==> flow/design.v <==
module cpu #(  
	parameter ADDR_W = 12,
	parameter INST_W = 32,
	parameter DATA_W = 11
)(
    input                   i_clk,
    input                   i_rst_n,
    input                   i_i_valid_inst,  
    input  [ INST_W-1 : 0 ] i_i_inst,        
    input                   i_d_valid_data,  
    input  [ DATA_W-1 : 0 ] i_d_data,        
    output                  o_i_valid_addr,  
    output [ ADDR_W-1 : 0 ] o_i_addr,        
    output [ DATA_W-1 : 0 ] o_d_w_data,      
    output [ ADDR_W-1 : 0 ] o_d_w_addr,      
    output [ ADDR_W-1 : 0 ] o_d_r_addr,      
    output                  o_d_MemRead,     
    output                  o_d_MemWrite,    
    output                  o_finish
);
localparam ALU_ADD = 3'd0, ALU_SUB = 3'd1, ALU_XOR = 3'd2, ALU_OR = 3'd3,
           ALU_AND = 3'd4, ALU_SLL = 3'd5, ALU_SRL = 3'd6;
integer i;
reg  [ADDR_W-1:0] pc_r;
reg               o_i_valid_addr_r;
reg               branch_r;           
reg               stall_r;            
reg  [INST_W-1:0] hold_inst_r;
reg               done_r, done2_r, o_finish_r;
reg               rd_write_id_r, mem_read_id_r, mem_write_id_r, alu_src_id_r;
reg  [2:0]        alu_ctr_r;
reg  [4:0]        rs1_id_r, rs2_id_r, rd_id_r;
reg  [DATA_W-1:0] rs1_value_r, rs2_value_r;
reg  [ADDR_W-1:0] imm_r;
reg               rd_write_ex_r, mem_read_ex_r;
reg  [4:0]        rd_ex_r;
reg  [DATA_W-1:0] alu_out_r;
reg  [ADDR_W-1:0] o_d_addr_r;
reg  [DATA_W-1:0] o_d_data_r;
reg               o_d_MemRead_r, o_d_MemWrite_r;
reg               rd_write_mem_r, mem_read_mem_r;
reg  [4:0]        rd_mem_r;
reg  [DATA_W-1:0] alu_out_mem_r;
reg  [DATA_W-1:0] reg_file_r [1:31];
assign o_i_valid_addr = o_i_valid_addr_r;
assign o_i_addr       = pc_r;
assign o_d_w_addr     = o_d_addr_r;
assign o_d_r_addr     = o_d_addr_r;
assign o_d_w_data     = o_d_data_r;
assign o_d_MemRead    = o_d_MemRead_r;
assign o_d_MemWrite   = o_d_MemWrite_r;
assign o_finish       = o_finish_r;
wire [DATA_W-1:0] write_back_data = mem_read_mem_r ? i_d_data : alu_out_mem_r;
wire [INST_W-1:0] inst     = stall_r ? hold_inst_r : i_i_inst;
wire              id_valid = (stall_r | (i_i_valid_inst & ~branch_r)) & ~done_r;
wire [6:0] opcode = inst[6:0];
wire [4:0] rd     = inst[11:7];
wire [2:0] func_3 = inst[14:12];
wire [4:0] rs1    = inst[19:15];
wire [4:0] rs2    = inst[24:20];
wire [6:0] func_7 = inst[31:25];
wire [ADDR_W-1:0] imm_i = inst[31:20];
wire [ADDR_W-1:0] imm_s = {inst[31:25], inst[11:7]};
wire [ADDR_W-1:0] bta   = {inst[7], inst[30:25], inst[11:8], 1'b0};
wire op_ld  = (opcode == 7'b0000011);
wire op_sd  = (opcode == 7'b0100011);
wire op_br  = (opcode == 7'b1100011) && (func_3[2:1] == 2'b00);
wire op_imm = (opcode == 7'b0010011) && (func_3 != 3'b010) && (func_3 != 3'b011);
wire op_r   = (opcode == 7'b0110011) &&
              ((func_7 == 7'b0100000) ||
               ((func_7 == 7'b0000000) && (func_3 != 3'b001) && (func_3 != 3'b010) &&
                (func_3 != 3'b011) && (func_3 != 3'b101)));
wire op_eof = &inst;
wire use_rs1 = op_ld | op_sd | op_br | op_imm | op_r;
wire use_rs2 = op_sd | op_br | op_r;
wire wr_rd   = (op_ld | op_imm | op_r) && (rd != 5'd0);
reg [2:0] alu_ctr_w;
always @(*) begin
    alu_ctr_w = ALU_ADD;
    if (op_r && func_7[5]) alu_ctr_w = ALU_SUB;
    else if (op_r || op_imm) begin
        case (func_3)
            3'b100:  alu_ctr_w = ALU_XOR;
            3'b110:  alu_ctr_w = ALU_OR;
            3'b111:  alu_ctr_w = ALU_AND;
            3'b001:  alu_ctr_w = ALU_SLL;
            3'b101:  alu_ctr_w = ALU_SRL;
            default: alu_ctr_w = ALU_ADD;
        endcase
    end
end
reg [DATA_W-1:0] rs1_value, rs2_value;
always @(*) begin
    if (rs1 == 5'd0)                               rs1_value = 0;
    else if (rd_write_ex_r && !mem_read_ex_r && rd_ex_r == rs1) rs1_value = alu_out_r;
    else if (rd_write_mem_r && rd_mem_r == rs1)    rs1_value = write_back_data;
    else                                           rs1_value = reg_file_r[rs1];
    if (rs2 == 5'd0)                               rs2_value = 0;
    else if (rd_write_ex_r && !mem_read_ex_r && rd_ex_r == rs2) rs2_value = alu_out_r;
    else if (rd_write_mem_r && rd_mem_r == rs2)    rs2_value = write_back_data;
    else                                           rs2_value = reg_file_r[rs2];
end
wire hit_id1  = use_rs1 && (rs1 != 5'd0) && (rs1 == rd_id_r);
wire hit_id2  = use_rs2 && (rs2 != 5'd0) && (rs2 == rd_id_r);
wire hit_ex1  = use_rs1 && (rs1 != 5'd0) && (rs1 == rd_ex_r);
wire hit_ex2  = use_rs2 && (rs2 != 5'd0) && (rs2 == rd_ex_r);
wire stall_w  = id_valid && (
                  (rd_write_id_r && mem_read_id_r && (hit_id1 || hit_id2)) ||       
                  (op_br && rd_write_id_r && (hit_id1 || hit_id2)) ||               
                  (op_br && rd_write_ex_r && mem_read_ex_r && (hit_ex1 || hit_ex2)));  
wire issue    = id_valid && !stall_w;
wire br_taken = issue && op_br && ((rs1_value == rs2_value) ^ func_3[0]);
wire [ADDR_W-1:0] id_pc = pc_r - 4;
reg [DATA_W-1:0] alu_in_1, alu_in_2;
always @(*) begin
    if (rd_write_ex_r && rd_ex_r == rs1_id_r)         alu_in_1 = alu_out_r;
    else if (rd_write_mem_r && rd_mem_r == rs1_id_r)  alu_in_1 = write_back_data;
    else                                              alu_in_1 = rs1_value_r;
    if (rd_write_ex_r && rd_ex_r == rs2_id_r)         alu_in_2 = alu_out_r;
    else if (rd_write_mem_r && rd_mem_r == rs2_id_r)  alu_in_2 = write_back_data;
    else                                              alu_in_2 = rs2_value_r;
end
wire [ADDR_W-1:0] opb  = alu_src_id_r ? imm_r : {alu_in_2[DATA_W-1], alu_in_2};
wire [ADDR_W-1:0] sum  = {alu_in_1[DATA_W-1], alu_in_1} + opb;
reg  [DATA_W-1:0] alu_out_w;
always @(*) begin
    case (alu_ctr_r)
        ALU_SUB: alu_out_w = alu_in_1 - alu_in_2;
        ALU_XOR: alu_out_w = alu_in_1 ^ opb[DATA_W-1:0];
        ALU_OR:  alu_out_w = alu_in_1 | opb[DATA_W-1:0];
        ALU_AND: alu_out_w = alu_in_1 & opb[DATA_W-1:0];
        ALU_SLL: alu_out_w = alu_in_1 << opb[4:0];
        ALU_SRL: alu_out_w = alu_in_1 >> opb[4:0];
        default: alu_out_w = sum[DATA_W-1:0];
    endcase
end
always @(posedge i_clk or negedge i_rst_n) begin
    if (~i_rst_n) begin
        pc_r             <= 0;
        o_i_valid_addr_r <= 0;
        branch_r         <= 0;
        stall_r          <= 0;
        hold_inst_r      <= 0;
        done_r           <= 0;
        done2_r          <= 0;
        o_finish_r       <= 0;
        rd_write_id_r    <= 0;
        mem_read_id_r    <= 0;
        mem_write_id_r   <= 0;
        alu_src_id_r     <= 0;
        alu_ctr_r        <= 0;
        rs1_id_r         <= 0;
        rs2_id_r         <= 0;
        rd_id_r          <= 0;
        rs1_value_r      <= 0;
        rs2_value_r      <= 0;
        imm_r            <= 0;
        rd_write_ex_r    <= 0;
        mem_read_ex_r    <= 0;
        rd_ex_r          <= 0;
        alu_out_r        <= 0;
        o_d_addr_r       <= 0;
        o_d_data_r       <= 0;
        o_d_MemRead_r    <= 0;
        o_d_MemWrite_r   <= 0;
        rd_write_mem_r   <= 0;
        mem_read_mem_r   <= 0;
        rd_mem_r         <= 0;
        alu_out_mem_r    <= 0;
        for (i = 1; i < 32; i = i + 1)
            reg_file_r[i] <= 0;
    end else begin
        o_i_valid_addr_r <= 1'b1;
        if (br_taken)
            pc_r <= id_pc + bta;
        else if (o_i_valid_addr_r && !stall_w)
            pc_r <= pc_r + 4;
        branch_r    <= br_taken;
        stall_r     <= stall_w;
        hold_inst_r <= inst;
        if (issue && op_eof) done_r <= 1'b1;
        done2_r    <= done_r;
        o_finish_r <= done2_r;
        rd_write_id_r  <= issue && wr_rd;
        mem_read_id_r  <= issue && op_ld;
        mem_write_id_r <= issue && op_sd;
        alu_src_id_r   <= !op_r;
        alu_ctr_r      <= alu_ctr_w;
        rs1_id_r       <= use_rs1 ? rs1 : 5'd0;
        rs2_id_r       <= use_rs2 ? rs2 : 5'd0;
        rd_id_r        <= wr_rd ? rd : 5'd0;
        rs1_value_r    <= rs1_value;
        rs2_value_r    <= rs2_value;
        imm_r          <= op_sd ? imm_s : imm_i;
        rd_write_ex_r  <= rd_write_id_r;
        mem_read_ex_r  <= mem_read_id_r;
        rd_ex_r        <= rd_id_r;
        alu_out_r      <= alu_out_w;
        o_d_addr_r     <= sum;
        o_d_data_r     <= alu_in_2;
        o_d_MemRead_r  <= mem_read_id_r;
        o_d_MemWrite_r <= mem_write_id_r;
        rd_write_mem_r <= rd_write_ex_r;
        mem_read_mem_r <= mem_read_ex_r;
        rd_mem_r       <= rd_ex_r;
        alu_out_mem_r  <= alu_out_r;
        if (rd_write_mem_r)
            reg_file_r[rd_mem_r] <= write_back_data;
    end
end
endmodule
# Reports on cpu
# What the tools print for cpu, step after step.
# Line numbers count from 1 in the design file above.
# Operators: Yosys type, input widths -> output width; for muxes data width and select width s.
# Not given: n/a
# inputs
design	cpu
clock	i_clk
cell_library	sky130hd
pvt_corner	tt_025C_1v80

# Word level
# Counts by Yosys on the flattened word-level netlist (proc, flatten, opt, wreduce). Print and check cells are left out.
# bits
ff_bits	507
input_bits	47
output_inout_bits	51
word_cells	327
# classes
add_sub_neg	5
equal	127
shifts	2
mux	25
logic	17
n_reduce_logical	90
# op_table
operator	count
$pmux 11 s31	2
$eq 5x5->1 const B	48
$mux 11	11
$eq 5x4->1 const B	24
$pmux 11 s6	1
$reduce_and 2->1	31
$eq 5x3->1 const B	12
$eq 5x5->1	12
$logic_and 1x1->1	41
$mux 12	3
$reduce_and 32->1	1
$mux 32	1
$eq 5x2->1 const B	6
$add 12x12->12	2
$eq 3x3->1 const B	7
$eq 7x6->1 const B	3
$mux 5	4
$eq 5x1->1 const B	3
$reduce_bool 5->1	3
$pmux 3 s5	1
$add 12x3->12 const B	1
$sub 12x3->12 const B	1
$sub 11x11->11	1
$eq 11x11->1	1
$and 11x11->11	1
$or 11x11->11	1
$xor 11x11->11	1
$shl 11x5->11	1
# Other operator kinds: 20; their cells: 42.

# Longest topological paths
# Longest topological path by Yosys (ltp), each cell counted once; first at word level (registers and memories cut), then after technology mapping (sequential cells cut; the memories' decode and read muxes count).
# depth
depth_word	21
ABC_AREA	1
depth_mapped	30
mapped_depth_nobuf	28

# Mapped cells and area
# Source: synth_stat.txt of the flow (Yosys; design flattened, memories mapped). It holds for the ABC_AREA given above (unset counts as 0); a run with the other value may have another netlist.
# The area totals of this step are shown rounded.
# types
cell	count	area_total_um2
sky130_fd_sc_hd__dfrtp_1	502	1.26E+04
sky130_fd_sc_hd__nand2_1	1507	5.66E+03
sky130_fd_sc_hd__nand3_1	461	2.31E+03
sky130_fd_sc_hd__o21ai_0	451	2.26E+03
sky130_fd_sc_hd__nor2_1	444	1.67E+03
sky130_fd_sc_hd__inv_1	249	934.646
sky130_fd_sc_hd__ha_1	53	663.136
sky130_fd_sc_hd__clkbuf_1	118	442.925
sky130_fd_sc_hd__xor2_1	38	332.819
sky130_fd_sc_hd__buf_4	44	330.317
sky130_fd_sc_hd__a21oi_1	62	310.298
sky130_fd_sc_hd__buf_2	60	300.288
sky130_fd_sc_hd__nor2_2	37	231.472
sky130_fd_sc_hd__nand2_2	27	168.912
sky130_fd_sc_hd__nand2_4	15	168.912
sky130_fd_sc_hd__nor2_4	14	157.651
sky130_fd_sc_hd__o211ai_1	15	112.608
sky130_fd_sc_hd__nand4_1	17	106.352
# Other cell types: 35; their cells: 185.
# mapped
mapped_cells	4299
yosys_area_um2	30000
seq_area_um2	12600
flip_flops	502
buf_cells	238

# Path before layout
# OpenSTA on the mapped netlist: ideal clock, no wires. The path of least setup slack (recovery checks aside). Input and output delay are each 20% of the period. Register names are those of the netlist, which keeps one name where synthesis merged equal registers.
# synth_timing
path_type	input to register
from	input i_d_data[3]
to	register alu_out_r[10]
tclk_ps	10000
in_delay_ps	2000
setup_time_ps	77
t_first_pin_ps	2000
t_arrival_ps	4905
required_ps	9923
slack_ps	5018
path_delay_ps	2982
stages	22
path_buffers	0
synth_period_reached_ps	4982
# "path_delay_ps" = arrival - input delay + setup time.
# "stages": output pins that drive a net of the path, with the launching flip-flop's if there is one; two outputs of one cell count as two.
# "synth_period_reached_ps" is the clock period less the worst setup slack; recovery checks do not enter. This is arithmetic on one report: input and output delays are still those of the set period (20% each).
# The rows between start and end are the longest chain of elaborated cells between them; the timing report does not say that the signal goes this way. Where chains are equally long, one stands for them.
# Each line given opens the expression or statement behind the cell; cells for indexed reads and writes are added by Yosys, which also makes memories of some case tables.
# synth_between
cell_sequence	sky130_fd_sc_hd__inv_1 -> sky130_fd_sc_hd__nand2_1 -> sky130_fd_sc_hd__o21ai_1 -> sky130_fd_sc_hd__o21ai_0 -> sky130_fd_sc_hd__nand2_1 -> sky130_fd_sc_hd__o21a_1 -> sky130_fd_sc_hd__nand2_1 -> sky130_fd_sc_hd__o21ai_1 -> sky130_fd_sc_hd__inv_1 -> sky130_fd_sc_hd__ha_1 -> sky130_fd_sc_hd__a21oi_1 -> sky130_fd_sc_hd__inv_1 -> sky130_fd_sc_hd__a31oi_1 -> sky130_fd_sc_hd__o21ai_0 -> sky130_fd_sc_hd__a21oi_1 -> sky130_fd_sc_hd__inv_1 -> sky130_fd_sc_hd__a21oi_1 -> sky130_fd_sc_hd__o21ai_0 -> sky130_fd_sc_hd__a21oi_1 -> sky130_fd_sc_hd__xor2_1 -> sky130_fd_sc_hd__nor2_1 -> sky130_fd_sc_hd__a21oi_1
elab_chain_len	6
cells_between	11
lines_between	11
cone_classes	add/sub: 2; shift: 2; mux: 7
# synth_rtl
element	line_no	rtl
start, declared	11	input  [ DATA_W-1 : 0 ] i_d_data,
$mux 11	53	wire [DATA_W-1:0] write_back_data = mem_read_mem_r ? i_d_data : alu_out_mem_r;
$mux 11	120	else if (rd_write_mem_r && rd_mem_r == rs2_id_r)  alu_in_2 = write_back_data;
$mux 11	119	if (rd_write_ex_r && rd_ex_r == rs2_id_r)         alu_in_2 = alu_out_r;
$mux 12	123	wire [ADDR_W-1:0] opb  = alu_src_id_r ? imm_r : {alu_in_2[DATA_W-1], alu_in_2};
$add 12x12->12	124	wire [ADDR_W-1:0] sum  = {alu_in_1[DATA_W-1], alu_in_1} + opb;
$pmux 11 s6	127	case (alu_ctr_r)
end, assigned	161	alu_out_r        <= 0;
end, assigned	198	alu_out_r      <= alu_out_w;
end, declared	37	reg  [DATA_W-1:0] alu_out_r;
# Some nets on the timed path still bear RTL names; the line given drives or declares the net.
# synth_named_nets
signal	line_no
sum[10]	124

# Timing after layout
# From the final timing report of flow run A: the path of least setup slack in the routed layout; clock arrival at registers is part of the times.
# The path's times are printed in steps of 10 ps; the period is the one set.
# layout_timing
path_type	input to register
from	input i_i_inst[17]
to	register pc_r[5]
tclk_ps	4770
in_delay_ps	950
setup_time_ps	110
t_first_pin_ps	950
t_arrival_ps	5320
required_ps	5290
slack_ps	-30
stages	28
path_buffers	3
# At most two assigning lines are given for a register; there are more.
# layout_between
cell_sequence	sky130_fd_sc_hd__clkdlybuf4s50_1 -> sky130_fd_sc_hd__inv_1 -> sky130_fd_sc_hd__nand2_1 -> sky130_fd_sc_hd__nand2_2 -> sky130_fd_sc_hd__nand2_2 -> sky130_fd_sc_hd__nor2_4 -> sky130_fd_sc_hd__nand2_2 -> sky130_fd_sc_hd__buf_4 -> sky130_fd_sc_hd__nand2_1 -> sky130_fd_sc_hd__nor2_1 -> sky130_fd_sc_hd__nand2_1 -> sky130_fd_sc_hd__nor2_1 -> sky130_fd_sc_hd__nand2_1 -> sky130_fd_sc_hd__nand2_1 -> sky130_fd_sc_hd__a21oi_1 -> sky130_fd_sc_hd__nand2_1 -> sky130_fd_sc_hd__nand2_1 -> sky130_fd_sc_hd__nor2_1 -> sky130_fd_sc_hd__nand2_1 -> sky130_fd_sc_hd__nor2_2 -> sky130_fd_sc_hd__nand2_1 -> sky130_fd_sc_hd__nand2_1 -> sky130_fd_sc_hd__nand3_2 -> sky130_fd_sc_hd__inv_2 -> sky130_fd_sc_hd__buf_4 -> sky130_fd_sc_hd__nand2_1 -> sky130_fd_sc_hd__nand2_1 -> sky130_fd_sc_hd__nand2_1
cells_between	65
cone_classes	eq/ne: 36; mux: 7; logic: 1; reduce/logical: 21
# layout_rtl
element	line_no	rtl
start, declared	9	input  [ INST_W-1 : 0 ] i_i_inst,
end, assigned	175	pc_r <= id_pc + bta;
end, assigned	177	pc_r <= pc_r + 4;
end, declared	24	reg  [ADDR_W-1:0] pc_r;
# Chain of elaborated cells between the ends: none given.
# Some nets on the timed path still bear RTL names; the line given drives or declares the net.
# layout_named_nets
signal	line_no	rtl
rs1_value[4]	94	if (rs1 == 5'd0)                               rs1_value = 0;
br_taken	112	wire br_taken = issue && op_br && ((rs1_value == rs2_value) ^ func_3[0]);

# cpu through Yosys and OpenROAD on sky130hd: 6 stored runs, unordered, with their settings and measured results. The constraints put input and output delay at 20% of the set period each and load the outputs with 0.01 pF.
# "achievedPeriod_ps" means the clock period less the worst setup slack. The figure is calculated, with input and output delays left at 20% of the set period.
# "worst_path_time_ps" = time allowed to the worst setup path (clock period - input delay - output delay, where it has them) - its slack; a late launch clock adds to it, a late capture clock takes from it.
# "power_total_uw" is the tool's figure for a default switching activity; nothing was simulated.
# "worst_path_time_ps" is given in steps of 10 ps.
# The measured numbers are rounded.
# Settings: -- = not set for that run.
# Among the results, -- means that no value is shown for the run.
run	ABC_AREA	CELL_PAD_IN_SITES_DETAIL_PLACEMENT	CELL_PAD_IN_SITES_GLOBAL_PLACEMENT	CORE_UTILIZATION	CTS_CLUSTER_DIAMETER	GPL_ROUTABILITY_DRIVEN	GPL_TIMING_DRIVEN	MAX_ROUTING_LAYER	PLACE_DENSITY_LB_ADDON	period_ns	CAP_MARGIN	CORE_MARGIN	SLEW_MARGIN	MIN_ROUTING_LAYER	SETUP_SLACK_MARGIN	tns_ps	post_synth_area_um2	finalUtil_frac	final_setup_ws_ps	power_total_uw	finalCellArea_um2	die_area_um2	achievedPeriod_ps	worst_path_time_ps	worstPathKind
flow run A	1	1	0	35	73	0	0	met5	0.22	4.77	20	2	20	--	--	-131	30000	0.418	-33	14100	35500	88100	4803	3850	input to register
flow run B	--	--	--	40	--	--	--	--	--	7.66	20	2	20	--	--	0	28600	0.464	1310	7960	33100	73800	6353	4820	input to register
flow run C	0	2	2	29	73	0	1	met4	0.22	4.77	5	8	20	met2	--	--	--	--	--	--	--	--	--	--	--
flow run D	0	2	2	35	73	0	1	met5	0.22	4.77	5	8	20	met2	-0.35	--	--	--	--	--	--	--	--	--	--
flow run E	1	2	2	35	73	0	1	met5	0.22	4.77	5	6	20	--	-0.35	-985	30000	0.445	-261	13900	37500	92900	5031	5030	register to register
flow run F	--	--	--	40	--	--	0	--	--	10.0	20	2	20	met2	--	--	--	--	--	--	--	--	--	--	--
# Flow run C: stopped before the end: routing reported GRT-0116
# Flow run D: stopped before the end: routing reported GRT-0232
# Flow run F: stopped before the end: routing reported GRT-0116
